==> flow/design.v <==
module LASER (
input CLK,
input RST,
input [3:0] X,
input [3:0] Y,
output reg [3:0] C1X,
output reg [3:0] C1Y,
output reg [3:0] C2X,
output reg [3:0] C2Y,
output reg DONE);
parameter LFSR_WIDTH = 10;
parameter [LFSR_WIDTH-1:0] threshold = 10'd150;
reg [LFSR_WIDTH-1:0] q;  
wire feedback;  
assign feedback = q[9] ^ q[6];
always @(posedge CLK) begin
    if (RST)
        q <= 10'h1;  
    else
        q <= {q[LFSR_WIDTH-2:0], feedback};  
end
wire [3:0] step;
assign step = (q[5])? 4'b0001: 4'b0010;   
reg [1:0] current_state;
reg [1:0] next_state;
parameter  INIT = 0;
parameter READ = 1;
parameter WALK = 2;
parameter OUTPUT = 3;
reg [5:0] cover_prev;  
reg [5:0] cover_current;  
reg [5:0] cover_max;  
reg [5:0] cnt;  
reg [3:0] corX [39:0];  
reg [3:0] corY [39:0];
reg [3:0] x1, y1, x2, y2;  
reg [3:0] tmpX1, tmpY1, tmpX2, tmpY2; 
reg [3:0] dx1, dy1, dx2, dy2;
reg [19:0] round;  
parameter MAX_ROUND = 20'd2000;
parameter [5:0] LAST = 6'd41;  
always @(posedge CLK) begin
  if (current_state == INIT) begin
    corX[cnt] <= X;
    corY[cnt] <= Y;
  end
  if (current_state == READ || next_state == READ) begin
    corX[cnt] <= X;
    corY[cnt] <= Y;
  end
end
always @(*) begin
  if (cnt == 6'd0 || cnt == LAST || next_state == READ || RST) begin
    dx1 = 4'd0; dy1 = 4'd0;
    dx2 = 4'd0; dy2 = 4'd0;
  end
  else if (next_state == WALK) begin
    dx1 = (tmpX1 > corX[cnt-6'd1])? tmpX1 - corX[cnt-6'd1] : corX[cnt-6'd1] - tmpX1;
    dy1 = (tmpY1 > corY[cnt-6'd1])? tmpY1 - corY[cnt-6'd1] : corY[cnt-6'd1] - tmpY1;
    dx2 = (tmpX2 > corX[cnt-6'd1])? tmpX2 - corX[cnt-6'd1] : corX[cnt-6'd1] - tmpX2;
    dy2 = (tmpY2 > corY[cnt-6'd1])? tmpY2 - corY[cnt-6'd1] : corY[cnt-6'd1] - tmpY2;
  end
  else begin
    dx1 = 4'd0; dy1 = 4'd0;
    dx2 = 4'd0; dy2 = 4'd0;
  end
end
always @(posedge CLK) begin
  if (RST)
    current_state <= INIT;
  else
    current_state <= next_state;
end
always @(*) begin
  case (current_state)
    INIT:
      next_state = (RST)? INIT: READ;
    READ:
      next_state = (cnt == 6'd39)? WALK: READ;
    WALK:  
      next_state = (round == MAX_ROUND)? OUTPUT: WALK;
    OUTPUT:
      next_state = INIT;
    default:
      next_state = INIT;
  endcase
end
always @(posedge CLK) begin
  if (RST)
    round <= 0;
  else if (current_state == OUTPUT)
    round <= 0;
  else if (current_state == WALK) begin
    if (cnt == LAST)
      round <= round + 1;
  end
end
always @(posedge CLK) begin
  if (RST) begin
    tmpX2 <= 4'd7; 
  end
  else if (current_state == OUTPUT) begin
    tmpX2 <= 4'd7;
  end
  else if (current_state == WALK && cnt == 6'd0) begin  
    if (q[5]) tmpX2 <= (x2+step < 16)? x2+step : 15; 
    else      tmpX2 <= (x2 > step) ? x2-step : 0;  
  end
end
always @(posedge CLK) begin
  if (RST) begin
    tmpY2 <= 4'd7;
  end
  else if (current_state == OUTPUT) begin
    tmpY2 <= 4'd7;
  end
  else if (current_state == WALK && cnt == 6'd0) begin  
    if (q[9]) tmpY2 <= (y2+step < 16)? y2+step : 15;
    else      tmpY2 <= (y2 > step)? y2-step : 0;  
  end
end
always @(posedge CLK) begin
  if (RST) begin
    tmpX1 <= 4'd7;
  end
  else if (current_state == OUTPUT) begin
    tmpX1 <= 4'd7;
  end
  else if (current_state == WALK && cnt == 6'd0) begin  
    if (q[0]) tmpX1 <= (x1+step < 16)? x1+step : 15;  
    else      tmpX1 <= (x1 > step)? x1-step : 0; 
  end
end
always @(posedge CLK) begin
  if (RST) begin
    tmpY1 <= 4'd7;
  end
  else if (current_state == OUTPUT) begin
    tmpY1 <= 4'd7;
  end
  else if (current_state == WALK && cnt == 6'd0) begin  
    if (q[3]) tmpY1 <= (y1+step < 16)? y1+step : 15; 
    else      tmpY1 <= (y1 > step)? y1-step : 0;  
  end
end
always @(posedge CLK) begin
  if (RST) begin
    x1 <= 4'd0; y1 <= 4'd0;
    x2 <= 4'd8; y2 <= 4'd8;
  end
  else if (current_state == OUTPUT) begin
    x1 <= 4'd0; y1 <= 4'd0;
    x2 <= 4'd8; y2 <= 4'd8;
  end
  else if (current_state == WALK) begin
    if (cnt == LAST) begin
      if(cover_current > cover_prev) begin
        x1 <= tmpX1; y1 <= tmpY1;
        x2 <= tmpX2; y2 <= tmpY2;
      end
      else begin  
        if (q < threshold) begin  
          x1 <= tmpX1; y1 <= tmpY1;
          x2 <= tmpX2; y2 <= tmpY2;
        end
      end
    end
  end
end
always @(posedge CLK) begin
  if (RST)
    cover_prev <= 6'd0;
  else if (current_state == OUTPUT)
    cover_prev <= 6'd0;
  else if (current_state == WALK) begin
    if(cnt == LAST) begin  
      if(cover_current > cover_prev)
        cover_prev <= cover_current;
      else begin  
        if (q < threshold)   
          cover_prev <= cover_current;
      end
    end
  end
end
always @(posedge CLK) begin
  if(RST)
    cover_current <= 6'd0;
  else if(next_state == OUTPUT)   
    cover_current <= 6'd0;
  else if(current_state == WALK) begin
    if(cnt > 0) begin
      if (cnt == LAST)
        cover_current <= 6'd0;
      else begin
        cover_current <= cover_current +
        ((dx1 + dy1 <= 4) || (dx1 == 3 && dy1 == 2) || (dx1 == 2 && dy1 == 3) ||
         (dx2 + dy2 <= 4) || (dx2 == 3 && dy2 == 2) || (dx2 == 2 && dy2 == 3));        
      end
    end
    else 
      cover_current <= 6'd0;
  end
  else
    cover_current <= 6'd0;
end
always @(posedge CLK) begin
  if(RST)
    cover_max <= 6'd0;
  else if(current_state == WALK) begin
    if(cnt == LAST) begin  
      if(cover_current > cover_max)
        cover_max <= cover_current;
    end
  end
  else if(current_state == OUTPUT)
    cover_max <= 0;
  else
    cover_max <= 0;
end
always @(posedge CLK) begin
  if (RST)
    cnt <= 0;
  else if (current_state == OUTPUT || next_state == OUTPUT)
    cnt <= 0;
  else if (next_state == READ)  
    cnt <= cnt + 1;
  else if (current_state == WALK) begin
      cnt <= (cnt == LAST)? 0: cnt+1;
  end
  else
    cnt <= 0;
end
always @(posedge CLK) begin
  if (RST) begin
    C1X <= 4'd7; C1Y <= 4'd7;
    C2X <= 4'd7; C2Y <= 4'd7;
  end
  else if (current_state == WALK) begin
    if(cnt == LAST) begin
      if(cover_current > cover_max) begin
        C1X <= tmpX1; C1Y <= tmpY1;
        C2X <= tmpX2; C2Y <= tmpY2;
      end
    end
  end
end
always @(posedge CLK) begin
  if(RST)
    DONE <= 1'b0;
  else if (next_state == OUTPUT)
    DONE <= 1'b1;
  else
    DONE <= 1'b0;
end
endmodule
Reports on LASER
Tool output for the design above, in the order of the flow.
Line numbers count from 1 in the design file above.
Operators: Yosys type, input widths -> output width; for muxes data width and select width s.
The mark - stands for no value.

inputs
  top = LASER
  clock input = CLK
  standard-cell library = sky130hd
  corner = tt_025C_1v80

Word-level counts
Counts by Yosys on the flattened word-level netlist (proc, flatten, opt, wreduce; memories kept). Register bits leave out memories and registers merged into their read ports (data or address). Print and check cells are left out.
Yosys's memory passes give these memory sizes; they may raise the number of words (mostly to a power of two), join words into wider ones and drop unused or constant bits.

word-level totals
  bits in registers = 105
  latch bits = 0
  bits in writable memories = 320
  ROM bits = 0
  word width x clocked read ports = 0
  memories = 2
  output and inout bits = 17

memories
  name  words  width  rd ports  wr ports  line  RTL
  corX  40     4      1         1         34    reg [3:0] corX [39:0];
  corY  40     4      1         1         35    reg [3:0] corY [39:0];

operators by class
  add/sub/neg operators = 22
  $mul = 0
  div/mod/pow operators = 0
  $lt $le $gt $ge = 18
  eq/ne operators = 17
  shift-type cells = 0
  mux-type cells = 51
  bitwise logic cells = 5
  reductions and logical operators = 26

operators with widths
  kind                   number
  $mux 4                 38
  $eq 4x2->1 const B     8
  $sub 4x4->4            8
  $mux 6                 5
  $add 20x1->20 const B  1
  $eq 20x11->1 const B   1
  $add 4x2->5            4
  $lt 5x5->1 const B     4
  $sub 4x2->4            4
  $gt 4x2->1             4
  $gt 4x4->1             4
  $gt 6x6->1             2
  $eq 6x6->1 const B     2
  $logic_or 1x1->1       10
  $lt 10x8->1 const B    1
  $add 4x4->5            2
  $le 5x3->1 const B     2
  $eq 2x2->1 const B     4
  $pmux 2 s4             1
  $reduce_or 2->1        3
  $reduce_and 3->1       2
  $add 6x1->6            1
  $add 6x1->6 const B    1
  $sub 6x1->6 const B    1
  $gt 6x1->1 const B     1
  $logic_not 6->1        1
  $logic_and 1x1->1      5
  $reduce_or 5->1        1

Other operator kinds: 9; their cells: 18.

Logic depth
Longest topological path by Yosys (ltp), each cell counted once; first at word level (registers and memories cut), then after technology mapping (sequential cells cut; the memories' decode and read muxes count).

logic depth
  depth after elaboration = 15
  ABC_AREA = 0
  gate-level depth with buffers = 32
  mapped depth without buffers = 27

After synthesis
The flow's flattened synthesis, as Yosys stat reports it; memories are mapped. The netlist is that of the ABC_AREA named above (0 if unset); the other value can give another one.

mapped netlist
  cell count = 1,374
  mapped area = 19,401.1 um^2
  area of sequential cells = 11,751.3 um^2
  flip-flops = 427

cells by type
  cell                       number
  sky130_fd_sc_hd__edfxtp_1  320
  sky130_fd_sc_hd__mux4_2    96
  sky130_fd_sc_hd__dfxtp_1   107
  sky130_fd_sc_hd__ha_1      72
  sky130_fd_sc_hd__nor2_1    144
  sky130_fd_sc_hd__fa_1      18
  sky130_fd_sc_hd__a21oi_1   57
  sky130_fd_sc_hd__o21ai_0   52
  sky130_fd_sc_hd__nand3_1   49
  sky130_fd_sc_hd__inv_1     60
  sky130_fd_sc_hd__o211ai_1  28
  sky130_fd_sc_hd__nor2b_1   33
  sky130_fd_sc_hd__nand2_1   54
  sky130_fd_sc_hd__xor2_1    23
  sky130_fd_sc_hd__mux2i_1   18
  sky130_fd_sc_hd__xnor2_1   17
  sky130_fd_sc_hd__clkbuf_1  36
  sky130_fd_sc_hd__a211oi_1  15

Not listed: further types 60, cells in them 175.

Timing after synthesis
Path of least setup slack by OpenSTA after synthesis, without wires, with an ideal clock, recovery checks aside; 20% of the period is set as input and as output delay. Where synthesis merged equal registers, the netlist keeps one of their names.

path post-synthesis
  path type = reg2reg
  from = register cnt[0]
  to = register cover_current[4]
  clock period = 6,000 ps
  arrival time = 6,400 ps
  setup slack = -520 ps
  path delay = 6,521 ps
  driving pins on the path = 32
  synthesis period reached = 6,520 ps

"path delay" is the arrival time less input delay plus setup time.
"driving pins on the path": output pins that drive a net of the path, with the launching flip-flop's if there is one; two outputs of one cell count as two.
"synthesis period reached" = period - worst setup slack (recovery checks aside). The figure is calculated, with input and output delays left at 20% of the set period.
Between the ends stands the longest chain of elaborated cells between them, by number of cells; it is not shown to be the way that was timed. Of several equally long chains one is given.
Each line given opens the expression or statement behind the cell; cells for indexed reads and writes are added by Yosys, which also makes memories of some case tables.
A register here has more assigning lines than the two given.

between the ends, post-synthesis
  cell sequence = sky130_fd_sc_hd__dfxtp_1 -> sky130_fd_sc_hd__buf_2 -> sky130_fd_sc_hd__buf_6 -> sky130_fd_sc_hd__buf_6 -> sky130_fd_sc_hd__buf_2 -> sky130_fd_sc_hd__inv_1 -> sky130_fd_sc_hd__ha_1 -> sky130_fd_sc_hd__buf_2 -> sky130_fd_sc_hd__clkbuf_1 -> sky130_fd_sc_hd__mux4_2 -> sky130_fd_sc_hd__mux4_2 -> sky130_fd_sc_hd__nor2_1 -> sky130_fd_sc_hd__nor3_1 -> sky130_fd_sc_hd__ha_1 -> sky130_fd_sc_hd__fa_1 -> sky130_fd_sc_hd__nand2b_1 -> sky130_fd_sc_hd__a221oi_1 -> sky130_fd_sc_hd__mux2i_1 -> sky130_fd_sc_hd__nor2b_1 -> sky130_fd_sc_hd__inv_1 -> sky130_fd_sc_hd__fa_1 -> sky130_fd_sc_hd__xor2_1 -> sky130_fd_sc_hd__a21oi_1 -> sky130_fd_sc_hd__nor3_1 -> sky130_fd_sc_hd__a32o_1 -> sky130_fd_sc_hd__a41oi_1 -> sky130_fd_sc_hd__o41ai_2 -> sky130_fd_sc_hd__ha_1 -> sky130_fd_sc_hd__ha_1 -> sky130_fd_sc_hd__nand3_1 -> sky130_fd_sc_hd__xor2_1 -> sky130_fd_sc_hd__nor2_1
  cells in the longest elaborated chain = 15
  elaborated cells on any way between the ends = 63

ends and longest elaborated chain, post-synthesis
  what                           line  RTL
  from (decl)                    33    reg [5:0] cnt;
  from (assign)                  227   cnt <= cnt + 1;
  from (assign)                  229   cnt <= (cnt == LAST)? 0: cnt+1;
  $eq 6x6->1                     79    next_state = (cnt == 6'd39)? WALK: READ;
  $mux 2                         79
  $pmux 2 s4                     75    case (current_state)
  $eq 2x1->1                     53    if (cnt == 6'd0 || cnt == LAST || next_state == READ || RST) begin
  $logic_or 1x1->1 (2 in a row)  53
  $mux 4                         53
  $add 4x4->5                    197   ((dx1 + dy1 <= 4) || (dx1 == 3 && dy1 == 2) || (dx1 == 2 && dy1 == 3) ||
  $le 5x3->1                     197
  $logic_or 1x1->1 (5 in a row)  197
  $add 6x1->6                    196   cover_current <= cover_current +
  to (assign)                    194   cover_current <= 6'd0;
  to (assign)                    196
  to (decl)                      31    reg [5:0] cover_current;

Worst path after layout
Path of least setup slack in the final report of flow run 1 (OpenROAD, finished layout, wires in). Where an end is a register, its clock arrival counts in the times.
The report prints the path's times to 10 ps; the period is as set.

path post-layout
  path type = reg2reg
  from = register cnt[0]
  to = register cover_current[4]
  clock period = 5,980 ps
  arrival time = 6,310 ps
  setup slack = 280 ps
  driving pins on the path = 28

Between the ends stands the longest chain of elaborated cells between them, by number of cells; it is not shown to be the way that was timed. Of several equally long chains one is given.
A register here has more assigning lines than the two given.

between the ends, post-layout
  cell sequence = sky130_fd_sc_hd__dfxtp_4 -> sky130_fd_sc_hd__inv_4 -> sky130_fd_sc_hd__ha_4 -> sky130_fd_sc_hd__buf_6 -> sky130_fd_sc_hd__buf_12 -> sky130_fd_sc_hd__buf_16 -> sky130_fd_sc_hd__mux4_2 -> sky130_fd_sc_hd__mux4_2 -> sky130_fd_sc_hd__nor2_4 -> sky130_fd_sc_hd__nor3_4 -> sky130_fd_sc_hd__buf_6 -> sky130_fd_sc_hd__fa_2 -> sky130_fd_sc_hd__nand2b_4 -> sky130_fd_sc_hd__a211oi_4 -> sky130_fd_sc_hd__mux2i_1 -> sky130_fd_sc_hd__xnor2_1 -> sky130_fd_sc_hd__nor2_1 -> sky130_fd_sc_hd__ha_1 -> sky130_fd_sc_hd__nor2b_4 -> sky130_fd_sc_hd__o21ai_1 -> sky130_fd_sc_hd__a32o_2 -> sky130_fd_sc_hd__a41oi_2 -> sky130_fd_sc_hd__o41ai_4 -> sky130_fd_sc_hd__ha_2 -> sky130_fd_sc_hd__ha_4 -> sky130_fd_sc_hd__nand3_2 -> sky130_fd_sc_hd__xor2_1 -> sky130_fd_sc_hd__nor2_1
  cells in the longest elaborated chain = 15
  elaborated cells on any way between the ends = 63

ends and longest elaborated chain, post-layout
  what                           line  RTL
  from (decl)                    33    reg [5:0] cnt;
  from (assign)                  227   cnt <= cnt + 1;
  from (assign)                  229   cnt <= (cnt == LAST)? 0: cnt+1;
  $eq 6x6->1                     79    next_state = (cnt == 6'd39)? WALK: READ;
  $mux 2                         79
  $pmux 2 s4                     75    case (current_state)
  $eq 2x1->1                     53    if (cnt == 6'd0 || cnt == LAST || next_state == READ || RST) begin
  $logic_or 1x1->1 (2 in a row)  53
  $mux 4                         53
  $add 4x4->5                    197   ((dx1 + dy1 <= 4) || (dx1 == 3 && dy1 == 2) || (dx1 == 2 && dy1 == 3) ||
  $le 5x3->1                     197
  $logic_or 1x1->1 (5 in a row)  197
  $add 6x1->6                    196   cover_current <= cover_current +
  to (assign)                    194   cover_current <= 6'd0;
  to (assign)                    196
  to (decl)                      31    reg [5:0] cover_current;

Ticket comment

Measured data: module LASER, platform sky130hd, 5 stored runs of the flow under differing settings, order arbitrary. Input and output delays are each 20% of the period that was set; the output load is 0.01 pF.
"clock period achieved" is the run's clock period less its worst setup slack. It is reckoned from that one timing run; input and output delays stay at 20% of the period that was set.
"worst path time" is the time allowed to the run's worst setup path (the clock period less input and output delay, where it has them) less its slack. Clock arrival times count: a late capture clock shortens it, a late launch clock lengthens it.
"worst path time" is known to 10 ps.
A setting shown as n/a is not set for that run.
Among the results, n/a means that no value is shown for the run.

item                                                      flow run 1  flow run 2  flow run 3  flow run 4  flow run 5
ABC_AREA                                                  0           0           n/a         n/a         n/a
CAP_MARGIN                                                30          30          20          20          20
CELL_PAD_IN_SITES_DETAIL_PLACEMENT                        1           1           n/a         2           2
CORE_MARGIN                                               8           2           2           9           4
CORE_UTILIZATION                                          43          71          40          40          40
CTS_CLUSTER_DIAMETER                                      228         n/a         n/a         n/a         n/a
CTS_CLUSTER_SIZE                                          98          98          n/a         n/a         n/a
GPL_TIMING_DRIVEN                                         1           1           n/a         0           0
HOLD_SLACK_MARGIN                                         0.12        0.12        n/a         n/a         n/a
MAX_ROUTING_LAYER                                         met4        n/a         n/a         n/a         n/a
MIN_ROUTING_LAYER                                         met1        met2        n/a         met2        met2
SETUP_SLACK_MARGIN                                        0.8         0.8         n/a         n/a         n/a
TNS_END_PERCENT                                           95          n/a         n/a         n/a         n/a
period_ns                                                 5.98        5.98        5.86        8.87        8.87
SLEW_MARGIN                                               20          20          20          20          15
CELL_PAD_IN_SITES_GLOBAL_PLACEMENT                        n/a         n/a         n/a         1           1
GPL_ROUTABILITY_DRIVEN                                    n/a         n/a         n/a         0           0
PLACE_DENSITY                                             n/a         n/a         n/a         0.41        0.41
CORE_ASPECT_RATIO                                         n/a         n/a         n/a         n/a         1.53
area of the standard cells in the finished layout (um^2)  21,833.4    n/a         22,929.5    22,191.3    21,846.0
chip area in the Yosys report (um^2)                      19,401.1    n/a         19,401.1    19,401.1    19,401.1
worst hold slack after layout (ps)                        477         n/a         457         460         466
worst path time (ps)                                      5,700       n/a         5,660       8,150       8,250
critical path kind                                        reg2reg     n/a         reg2reg     reg2reg     reg2reg
total negative slack (ps)                                 0           n/a         0           0           0
clock period achieved (ps)                                5,701       n/a         5,665       8,150       8,250
worst setup slack after layout (ps)                       279         n/a         195         720         620
full die area (um^2)                                      52,171.1    n/a         50,281.3    56,755.9    52,171.2

Flow run 2: unfinished; error DPL-0033 in clock tree synthesis
